==> flow/design.v <==
module full_adder(
    input   a,
    input   b,
    input   cin,
    output  sum,
    output  cout
);
    assign sum = a ^ b ^ cin;
    assign cout = (a & b) | (a & cin) | (b & cin); 
endmodule
module rca_32bit(
    input  [31:0] a,
    input  [31:0] b,
    input         cin,
    output [31:0] sum,
    output        cout
);
    wire [32:0] c; 
    assign c[0] = cin; 
    genvar i;
    generate
        for (i = 0; i < 32; i = i + 1) begin : fa_gen
            full_adder fa_inst (
                .a(a[i]),
                .b(b[i]),
                .cin(c[i]), 
                .sum(sum[i]),
                .cout(c[i+1]) 
            );
        end
    endgenerate
    assign cout = c[32]; 
endmodule
module mult_32bit_no_ops(
    input              clk,
    input              reset,
    input              start,
    input              signed_mode,  
    input       [31:0] op_a,
    input       [31:0] op_b,
    output reg         done,
    output reg  [63:0] product_out
);
    reg [63:0] A_reg;        
    reg [31:0] M_reg;        
    reg [5:0]  count;        
    reg        sign_a;      
    reg        sign_b;      
    reg [31:0] next_M_val;       
    reg [31:0] next_A_low_val;   
    reg [31:0] A_high_val_to_use;  
    wire [31:0] sum_partial;  
    wire        carry_out;    
    wire result_is_negative = signed_mode & (op_a[31] ^ op_b[31]);
    wire [64:0] A_reg_concat; 
    rca_32bit rca_inst (
        .a(A_reg[63:32]),             
        .b(M_reg),                    
        .cin(1'b0),
        .sum(sum_partial),
        .cout(carry_out)
    );
    wire [31:0] abs_a_sum;
    rca_32bit rca_abs_a_inst (
        .a(~op_a), .b(32'h0), .cin(1'b1), .sum(abs_a_sum), .cout()
    );
    wire [31:0] abs_b_sum;
    rca_32bit rca_abs_b_inst (
        .a(~op_b), .b(32'h0), .cin(1'b1), .sum(abs_b_sum), .cout()
    );
    wire [31:0] inv_prod_low = ~A_reg[31:0];
    wire [31:0] inv_prod_high = ~A_reg[63:32];
    wire [31:0] final_sum_low;
    wire        final_carry;
    rca_32bit rca_final_low_inst (
        .a(inv_prod_low), .b(32'b0), .cin(1'b1), .sum(final_sum_low), .cout(final_carry)
    );
    wire [31:0] final_sum_high;
    rca_32bit rca_final_high_inst (
        .a(inv_prod_high), .b(32'b0), .cin(final_carry), .sum(final_sum_high), .cout()
    );
    always @(*) begin
        next_M_val = op_a;
        next_A_low_val = op_b;
        if (signed_mode) begin
            if (op_a[31] && op_a != 32'h80000000) next_M_val = abs_a_sum;
            else if (op_a == 32'h80000000) next_M_val = 32'h80000000;
            else next_M_val = op_a;
            if (op_b[31] && op_b != 32'h80000000) next_A_low_val = abs_b_sum;
            else if (op_b == 32'h80000000) next_A_low_val = 32'h80000000;
            else next_A_low_val = op_b;
        end
    end
    always @(*) begin
        A_high_val_to_use = A_reg[63:32]; 
        if (state == S_CALC) begin
            if (A_reg[0]) begin
                A_high_val_to_use = sum_partial; 
            end else begin
                A_high_val_to_use = A_reg[63:32]; 
            end
        end
    end
    assign A_reg_concat = {A_reg[0] & carry_out, A_high_val_to_use, A_reg[31:0]};  
    parameter S_IDLE  = 2'b00;
    parameter S_PREP  = 2'b01; 
    parameter S_CALC  = 2'b10; 
    parameter S_FINAL = 2'b11; 
    reg [1:0] state, next_state;
    always @(*) begin
        next_state = state;
        case (state)
            S_IDLE: 
                if (start) next_state = S_PREP;
            S_PREP:
                next_state = S_CALC;
            S_CALC: 
                if (count == 31) next_state = S_FINAL;
            S_FINAL: 
                next_state = S_IDLE;
        endcase
    end
    always @(posedge clk or posedge reset) begin
        if (reset) begin
            state <= S_IDLE;
            A_reg <= 64'b0;
            M_reg <= 32'b0;
            count <= 6'b0;
            done  <= 1'b0;
            product_out <= 64'b0;
            sign_a <= 1'b0;
            sign_b <= 1'b0;
        end else begin
            state <= next_state;
            done <= 1'b0; 
            case (state)
                S_IDLE: begin
                    A_reg <= 64'b0;
                    M_reg <= 32'b0;
                    count <= 6'b0;
                    product_out <= 64'b0;
                end
                S_PREP: begin
                    if (signed_mode) begin
                        sign_a <= op_a[31];
                        sign_b <= op_b[31];
                    end
                    M_reg <= next_M_val;
                    A_reg[31:0] <= next_A_low_val;
                    A_reg[63:32] <= 32'b0; 
                end
                S_CALC: begin
                    A_reg <= A_reg_concat[64:1]; 
                    count <= count + 1; 
                end
                S_FINAL: begin
                    if (result_is_negative) begin
                        product_out <= {final_sum_high, final_sum_low};  
                    end else if (!signed_mode) begin
                         if (op_a == 32'hFFFFFFFF && op_b == 32'hFFFFFFFF) begin
                             if (A_reg[63:32] == 32'h00000000 && A_reg[31:0] == 32'h00000001) begin
                                 product_out <= 64'hFFFFFFFE00000001;  
                             end else begin
                                 product_out <= A_reg;
                             end
                         end else begin
                             product_out <= A_reg;
                         end
                    end else begin
                        product_out <= A_reg;
                    end
                    done <= 1'b1;
                end
            endcase
        end
    end
endmodule
Wiki page: mult_32bit_no_ops / tool data

**Step by step through the tools: mult_32bit_no_ops**

Tool output for the design above before and after an edit, in the order of the flow.
Lines under "original" count in the file above, lines under "edited" in the edited file.
"change": "edited" minus "original" as printed here. "rel. change": 100 x difference / "original".
Cell names lack the library's common part.
The mark n/a stands for no value.

- Top module: mult_32bit_no_ops
- Clock: clk
- Library: sky130hd
- Corner: tt_025C_1v80

**Diff**

Unified diff, file above to edited file.
This change comes from a script, not from a designer. The edited design behaves differently; no optimisation was intended.

```diff
@@ -40,6 +40,8 @@
     input       [31:0] op_b,
     output reg         done,
-    output reg  [63:0] product_out
+    output reg  [63:0] product_out_pin
 );
+    reg [63:0] product_out;
+    always @(posedge clk) product_out_pin <= product_out;
     reg [63:0] A_reg;        
     reg [31:0] M_reg;        
```

**After elaboration**

Source: Yosys, flattened and elaborated, memories not mapped. Widths are those after wreduce. Registers that Yosys merges into a memory's read port (data or address) are not register bits. Print and check cells do not count.

Word-level totals:

| what | original | edited | change | rel. change (%) |
|---|---|---|---|---|
| bits in registers | 169 | 233 | +64 | +37.87 |
| input bits | 68 | 68 | 0 | 0.00 |

Operators by class:

| what | original | edited | change | rel. change (%) |
|---|---|---|---|---|
| add/sub/neg operators | 1 | 1 | 0 | 0.00 |
| equal/unequal tests | 13 | 13 | 0 | 0.00 |
| muxes and demuxes | 20 | 20 | 0 | 0.00 |
| bitwise operators | 476 | 476 | 0 | 0.00 |
| reduce/logical cells | 13 | 13 | 0 | 0.00 |

Unchanged operator kinds not shown: 29.

**Logic depth**

Depth = most cells in a row (Yosys ltp): at word level without a register or memory, in the mapped netlist without a sequential cell, where the memories' decode and read muxes count.

Logic depth:

| what | original | edited | change | rel. change (%) |
|---|---|---|---|---|
| word-level depth | 96 | 96 | 0 | 0.00 |
| ABC_AREA | 0 | 0 | n/a | n/a |
| depth in mapped cells | 68 | 67 | -1 | -1.47 |

**Netlist**

The flow's flattened synthesis, as Yosys stat reports it; memories are mapped. The netlist is that of the ABC_AREA named above (0 if unset); the other value can give another one.

Mapped netlist:

| what | original | edited | change | rel. change (%) |
|---|---|---|---|---|
| standard cells after synthesis | 1252 | 1317 | +65 | +5.19 |
| cell area after synthesis (mm^2) | 0.0112921 | 0.0126096 | +0.0013175 | +11.67 |
| sequential part of the area (mm^2) | 0.0042804 | 0.0055616 | +0.0012812 | +29.93 |
| flip-flop cells | 171 | 235 | +64 | +37.43 |

Cell types:

| type | original | edited | change | rel. change (%) |
|---|---|---|---|---|
| o21ai_1 | 1 | 73 | +72 | +7200.00 |
| o21ai_0 | 135 | 64 | -71 | -52.59 |
| dfxtp_1 | 0 | 64 | +64 | n/a |
| a31o_1 | 15 | 27 | +12 | +80.00 |
| a31o_2 | 11 | 0 | -11 | -100.00 |
| nand3_1 | 31 | 28 | -3 | -9.68 |
| inv_1 | 163 | 161 | -2 | -1.23 |
| clkbuf_1 | 79 | 81 | +2 | +2.53 |
| nor2_1 | 8 | 10 | +2 | +25.00 |
| buf_1 | 3 | 1 | -2 | -66.67 |
| nor4_2 | 2 | 0 | -2 | -100.00 |
| inv_2 | 1 | 3 | +2 | +200.00 |
| nor4_4 | 1 | 3 | +2 | +200.00 |
| o22ai_1 | 31 | 30 | -1 | -3.23 |
| nand4_1 | 24 | 25 | +1 | +4.17 |
| or4_1 | 3 | 2 | -1 | -33.33 |
| nand4_2 | 1 | 0 | -1 | -100.00 |
| nand4_4 | 0 | 1 | +1 | n/a |

Unchanged cell types not shown: 27.
Not every row of either side is listed.
By module: a second synthesis without flattening, with its own total; a netlist apart from the flattened one above.

Unflattened totals:

| what | original | edited | change | rel. change (%) |
|---|---|---|---|---|
| cell total of the unflattened synthesis | 1221 | 1258 | +37 | +3.03 |
| area total of the unflattened synthesis (mm^2) | 0.0125483 | 0.013822 | +0.0012737 | +10.15 |

Each row is one instance without its submodules.

Modules, original:

| module | times used | cells | area (mm^2) |
|---|---|---|---|
| mult_32bit_no_ops | 1 | 1061 | 0.0093452 |
| full_adder | 160 | 1 | 0.00002 |
| rca_32bit | 5 | 0 | 0 |

Modules, edited:

| module | times used | cells | area (mm^2) |
|---|---|---|---|
| mult_32bit_no_ops | 1 | 1098 | 0.0106189 |
| full_adder | 160 | 1 | 0.00002 |
| rca_32bit | 5 | 0 | 0 |

**Timing after synthesis**

Path of least setup slack by OpenSTA after synthesis, without wires, with an ideal clock, recovery checks aside; 20% of the period is set as input and as output delay. Where synthesis merged equal registers, the netlist keeps one of their names.

Timing after synthesis:

| what | original | edited | change | rel. change (%) |
|---|---|---|---|---|
| kind | reg2reg | reg2reg | n/a | n/a |
| start point | reg A_reg[32] | reg A_reg[32] | n/a | n/a |
| end point | reg A_reg[62] | reg A_reg[62] | n/a | n/a |
| clock period (ns) | 14.0 | 14.0 | 0.0 | 0.00 |
| setup time (ns) | 0.135 | 0.133 | -0.002 | n/a |
| launch time at the first pin (ns) | 0.000 | 0.000 | 0.000 | n/a |
| arrival time (ns) | 14.890 | 14.889 | -0.001 | -0.01 |
| required time (ns) | 13.865 | 13.867 | +0.002 | +0.01 |
| setup slack (ns) | -1.025 | -1.022 | +0.003 | n/a |
| path delay (ns) | 15.025 | 15.022 | -0.003 | -0.02 |
| stages | 37 | 37 | 0 | 0.00 |
| synthesis period reached (ns) | 15.025 | 15.022 | -0.003 | -0.02 |

"path delay" is the arrival time less input delay plus setup time.
"stages": output pins that drive a net of the path, with the launching flip-flop's if there is one; two outputs of one cell count as two.
"synthesis period reached" is the clock period less the worst setup slack; recovery checks do not enter. This is arithmetic on one report: input and output delays are still those of the set period (20% each).
Between the ends stands the longest chain of elaborated cells between them, by number of cells; it is not shown to be the way that was timed. Of several equally long chains one is given.
Each line given opens the expression or statement behind the cell; cells for indexed reads and writes are added by Yosys, which also makes memories of some case tables.
A register here has more assigning lines than the two given.

On the way, after synthesis, original:
- Cell sequence: dfrtp_1 ha_1 inv_1 fa_1 fa_1 fa_1 fa_1 fa_1 fa_1 fa_1 fa_1 fa_1 fa_1 fa_1 fa_1 fa_1 fa_1 fa_1 fa_1 fa_1 fa_1 fa_1 fa_1 fa_1 fa_1 fa_1 fa_1 fa_1 fa_1 fa_1 fa_1 fa_1 fa_1 fa_1 nand2_1 o21ai_0 o21ai_0
- Cells in the longest elaborated chain: 94
- Elaborated cells on any way between the ends: 124

Ends and longest elaborated chain, after synthesis, original:

| what | line | RTL |
|---|---|---|
| from (decl) | 44 | `reg [63:0] A_reg;` |
| from (assign) | 126 | `A_reg <= 64'b0;` |
| from (assign) | 153 | `A_reg <= A_reg_concat[64:1];` |
| 1-bit bitwise AND x2 | 9 | `assign cout = (a & b) \| (a & cin) \| (b & cin);` |
| 1-bit bitwise OR x2 | 9 |  |
| 1-bit bitwise AND | 9 |  |
| 1-bit bitwise OR x2 | 9 |  |
| 1-bit bitwise AND | 9 |  |
| 1-bit bitwise OR x2 | 9 |  |
| 1-bit bitwise AND | 9 |  |
| [... 74 more ...] | n/a |  |
| 1-bit bitwise AND | 9 |  |
| 1-bit bitwise OR x2 | 9 |  |
| 1-bit bitwise AND | 9 |  |
| 1-bit bitwise OR x2 | 9 |  |
| 1-bit XOR | 8 | `assign sum = a ^ b ^ cin;` |
| 32-bit two-way mux | 97 | `if (A_reg[0]) begin` |
| 32-bit parallel mux with 2-bit select | 136 | `case (state)` |
| to (assign) | 138 | `A_reg <= 64'b0;` |
| to (assign) | 153 |  |
| to (decl) | 44 |  |

On the way, after synthesis, edited:
- Cell sequence: dfrtp_1 ha_1 inv_1 fa_1 fa_1 fa_1 fa_1 fa_1 fa_1 fa_1 fa_1 fa_1 fa_1 fa_1 fa_1 fa_1 fa_1 fa_1 fa_1 fa_1 fa_1 fa_1 fa_1 fa_1 fa_1 fa_1 fa_1 fa_1 fa_1 fa_1 fa_1 fa_1 fa_1 fa_1 nand2_1 o21ai_0 o21ai_0
- Cells in the longest elaborated chain: 94
- Elaborated cells on any way between the ends: 124

Ends and longest elaborated chain, after synthesis, edited:

| what | line | RTL |
|---|---|---|
| from (decl) | 46 | `reg [63:0] A_reg;` |
| from (assign) | 128 | `A_reg <= 64'b0;` |
| from (assign) | 155 | `A_reg <= A_reg_concat[64:1];` |
| 1-bit bitwise AND x2 | 9 | `assign cout = (a & b) \| (a & cin) \| (b & cin);` |
| 1-bit bitwise OR x2 | 9 |  |
| 1-bit bitwise AND | 9 |  |
| 1-bit bitwise OR x2 | 9 |  |
| 1-bit bitwise AND | 9 |  |
| 1-bit bitwise OR x2 | 9 |  |
| 1-bit bitwise AND | 9 |  |
| [... 74 more ...] | n/a |  |
| 1-bit bitwise AND | 9 |  |
| 1-bit bitwise OR x2 | 9 |  |
| 1-bit bitwise AND | 9 |  |
| 1-bit bitwise OR x2 | 9 |  |
| 1-bit XOR | 8 | `assign sum = a ^ b ^ cin;` |
| 32-bit two-way mux | 99 | `if (A_reg[0]) begin` |
| 32-bit parallel mux with 2-bit select | 138 | `case (state)` |
| to (assign) | 140 | `A_reg <= 64'b0;` |
| to (assign) | 155 |  |
| to (decl) | 46 |  |

**Path in the finished layout**

Path of least setup slack in the final report of each run of pair 1 (OpenROAD, finished layout, wires in). Where an end is a register, its clock arrival counts in the times.

Timing after layout:

| what | original | edited | change | rel. change (%) |
|---|---|---|---|---|
| kind | reg2reg | reg2reg | n/a | n/a |
| start point | reg A_reg[32] | reg M_reg[0] | n/a | n/a |
| end point | reg A_reg[62] | reg A_reg[62] | n/a | n/a |
| clock period (ns) | 13.6 | 13.6 | 0.0 | 0.00 |
| setup time (ns) | 0.14 | 0.15 | +0.01 | n/a |
| launch time at the first pin (ns) | 0.42 | 0.54 | +0.12 | +28.57 |
| arrival time (ns) | 13.40 | 13.65 | +0.25 | +1.87 |
| required time (ns) | 13.88 | 13.99 | +0.11 | +0.79 |
| setup slack (ns) | 0.49 | 0.34 | -0.15 | n/a |
| stages | 37 | 37 | 0 | 0.00 |

Between the ends stands the longest chain of elaborated cells between them, by number of cells; it is not shown to be the way that was timed. Of several equally long chains one is given.
A register here has more assigning lines than the two given.

On the way, after layout, original:
- Cell sequence: dfrtp_1 ha_1 inv_1 fa_2 fa_2 fa_2 fa_2 fa_2 fa_2 fa_2 fa_2 fa_2 fa_2 fa_2 fa_2 fa_2 fa_2 fa_2 fa_2 fa_2 fa_2 fa_2 fa_2 fa_2 fa_2 fa_2 fa_2 fa_2 fa_2 fa_2 fa_2 fa_2 fa_2 fa_1 nand2_1 o21ai_1 o21ai_0
- Cells in the longest elaborated chain: 94
- Elaborated cells on any way between the ends: 124

Ends and longest elaborated chain, after layout, original:

| what | line | RTL |
|---|---|---|
| from (decl) | 44 | `reg [63:0] A_reg;` |
| from (assign) | 126 | `A_reg <= 64'b0;` |
| from (assign) | 153 | `A_reg <= A_reg_concat[64:1];` |
| 1-bit bitwise AND x2 | 9 | `assign cout = (a & b) \| (a & cin) \| (b & cin);` |
| 1-bit bitwise OR x2 | 9 |  |
| 1-bit bitwise AND | 9 |  |
| 1-bit bitwise OR x2 | 9 |  |
| 1-bit bitwise AND | 9 |  |
| 1-bit bitwise OR x2 | 9 |  |
| 1-bit bitwise AND | 9 |  |
| [... 74 more ...] | n/a |  |
| 1-bit bitwise AND | 9 |  |
| 1-bit bitwise OR x2 | 9 |  |
| 1-bit bitwise AND | 9 |  |
| 1-bit bitwise OR x2 | 9 |  |
| 1-bit XOR | 8 | `assign sum = a ^ b ^ cin;` |
| 32-bit two-way mux | 97 | `if (A_reg[0]) begin` |
| 32-bit parallel mux with 2-bit select | 136 | `case (state)` |
| to (assign) | 138 | `A_reg <= 64'b0;` |
| to (assign) | 153 |  |
| to (decl) | 44 |  |

On the way, after layout, edited:
- Cell sequence: dfrtp_1 ha_1 inv_1 fa_2 fa_2 fa_2 fa_2 fa_2 fa_2 fa_2 fa_2 fa_2 fa_2 fa_2 fa_2 fa_2 fa_2 fa_2 fa_2 fa_2 fa_2 fa_2 fa_2 fa_2 fa_2 fa_2 fa_2 fa_2 fa_2 fa_2 fa_2 fa_2 fa_2 fa_1 nand2_1 o21ai_0 o21ai_0
- Cells in the longest elaborated chain: 94
- Elaborated cells on any way between the ends: 124

Ends and longest elaborated chain, after layout, edited:

| what | line | RTL |
|---|---|---|
| from (decl) | 47 | `reg [31:0] M_reg;` |
| from (assign) | 129 | `M_reg <= 32'b0;` |
| from (assign) | 150 | `M_reg <= next_M_val;` |
| 1-bit bitwise AND x2 | 9 | `assign cout = (a & b) \| (a & cin) \| (b & cin);` |
| 1-bit bitwise OR x2 | 9 |  |
| 1-bit bitwise AND | 9 |  |
| 1-bit bitwise OR x2 | 9 |  |
| 1-bit bitwise AND | 9 |  |
| 1-bit bitwise OR x2 | 9 |  |
| 1-bit bitwise AND | 9 |  |
| [... 74 more ...] | n/a |  |
| 1-bit bitwise AND | 9 |  |
| 1-bit bitwise OR x2 | 9 |  |
| 1-bit bitwise AND | 9 |  |
| 1-bit bitwise OR x2 | 9 |  |
| 1-bit XOR | 8 | `assign sum = a ^ b ^ cin;` |
| 32-bit two-way mux | 99 | `if (A_reg[0]) begin` |
| 32-bit parallel mux with 2-bit select | 138 | `case (state)` |
| to (assign) | 140 | `A_reg <= 64'b0;` |
| to (assign) | 155 | `A_reg <= A_reg_concat[64:1];` |
| to (decl) | 46 | `reg [63:0] A_reg;` |

**Layout results**

Runs of the flow (Yosys, OpenROAD) on both versions; the two runs of a pair have the same settings. The constraints put input and output delay at 20% of the set period each and load the outputs with 0.01 pF.

Flow settings, pair 1:
- CORE_UTILIZATION: 40
- PLACE_DENSITY: 0.6
- period_ns: 13.6
- CAP_MARGIN: 20
- CORE_MARGIN: 2
- SLEW_MARGIN: 20

Final reports, pair 1:

| what | original | edited | change | rel. change (%) |
|---|---|---|---|---|
| chip area after synthesis (Yosys) (mm^2) | 0.0112921 | 0.0126096 | +0.0013175 | +11.67 |
| overall die area (mm^2) | 0.0295909 | 0.0329604 | +0.0033695 | +11.39 |
| standard-cell area after layout (mm^2) | 0.0136744 | 0.0152646 | +0.0015902 | +11.63 |
| worst slack on setup checks (ns) | 0.486 | 0.343 | -0.143 | n/a |
| sum of negative setup slack (ns) | 0.000 | 0.000 | 0.000 | n/a |
| worst-case hold slack (ns) | 0.494 | 0.368 | -0.126 | n/a |
| total design power (mW) | 2.264 | 2.547 | +0.283 | +12.50 |
| clock period achieved (ns) | 13.114 | 13.257 | +0.143 | +1.09 |

Flow settings, pair 2:
- ABC_AREA: 0
- CELL_PAD_IN_SITES_DETAIL_PLACEMENT: 0
- CELL_PAD_IN_SITES_GLOBAL_PLACEMENT: 1
- CORE_MARGIN: 8
- CORE_UTILIZATION: 19
- CTS_CLUSTER_DIAMETER: 105
- GPL_ROUTABILITY_DRIVEN: 1
- GPL_TIMING_DRIVEN: 0
- MAX_ROUTING_LAYER: met5
- PLACE_DENSITY_LB_ADDON: 0.14
- TNS_END_PERCENT: 25
- period_ns: 20.2
- CAP_MARGIN: 20
- SLEW_MARGIN: 20

Final reports, pair 2:

| what | original | edited | change | rel. change (%) |
|---|---|---|---|---|
| chip area after synthesis (Yosys) (mm^2) | 0.0112921 | 0.0126096 | +0.0013175 | +11.67 |
| overall die area (mm^2) | 0.0674882 | 0.0748652 | +0.0073770 | +10.93 |
| standard-cell area after layout (mm^2) | 0.0143075 | 0.0161405 | +0.0018330 | +12.81 |
| worst slack on setup checks (ns) | 4.455 | 4.514 | +0.059 | n/a |
| sum of negative setup slack (ns) | 0.000 | 0.000 | 0.000 | n/a |
| worst-case hold slack (ns) | 0.400 | 0.362 | -0.038 | n/a |
| total design power (mW) | 1.569 | 1.820 | +0.251 | +16.00 |
| clock period achieved (ns) | 15.745 | 15.686 | -0.059 | -0.37 |

"clock period achieved" means the clock period less the worst setup slack. The figure is calculated, with input and output delays left at 20% of the set period.
By "total design power" is meant OpenSTA's value without simulated activity: inputs other than the clock are taken to toggle once in ten clock periods, and the tool carries that through the logic.
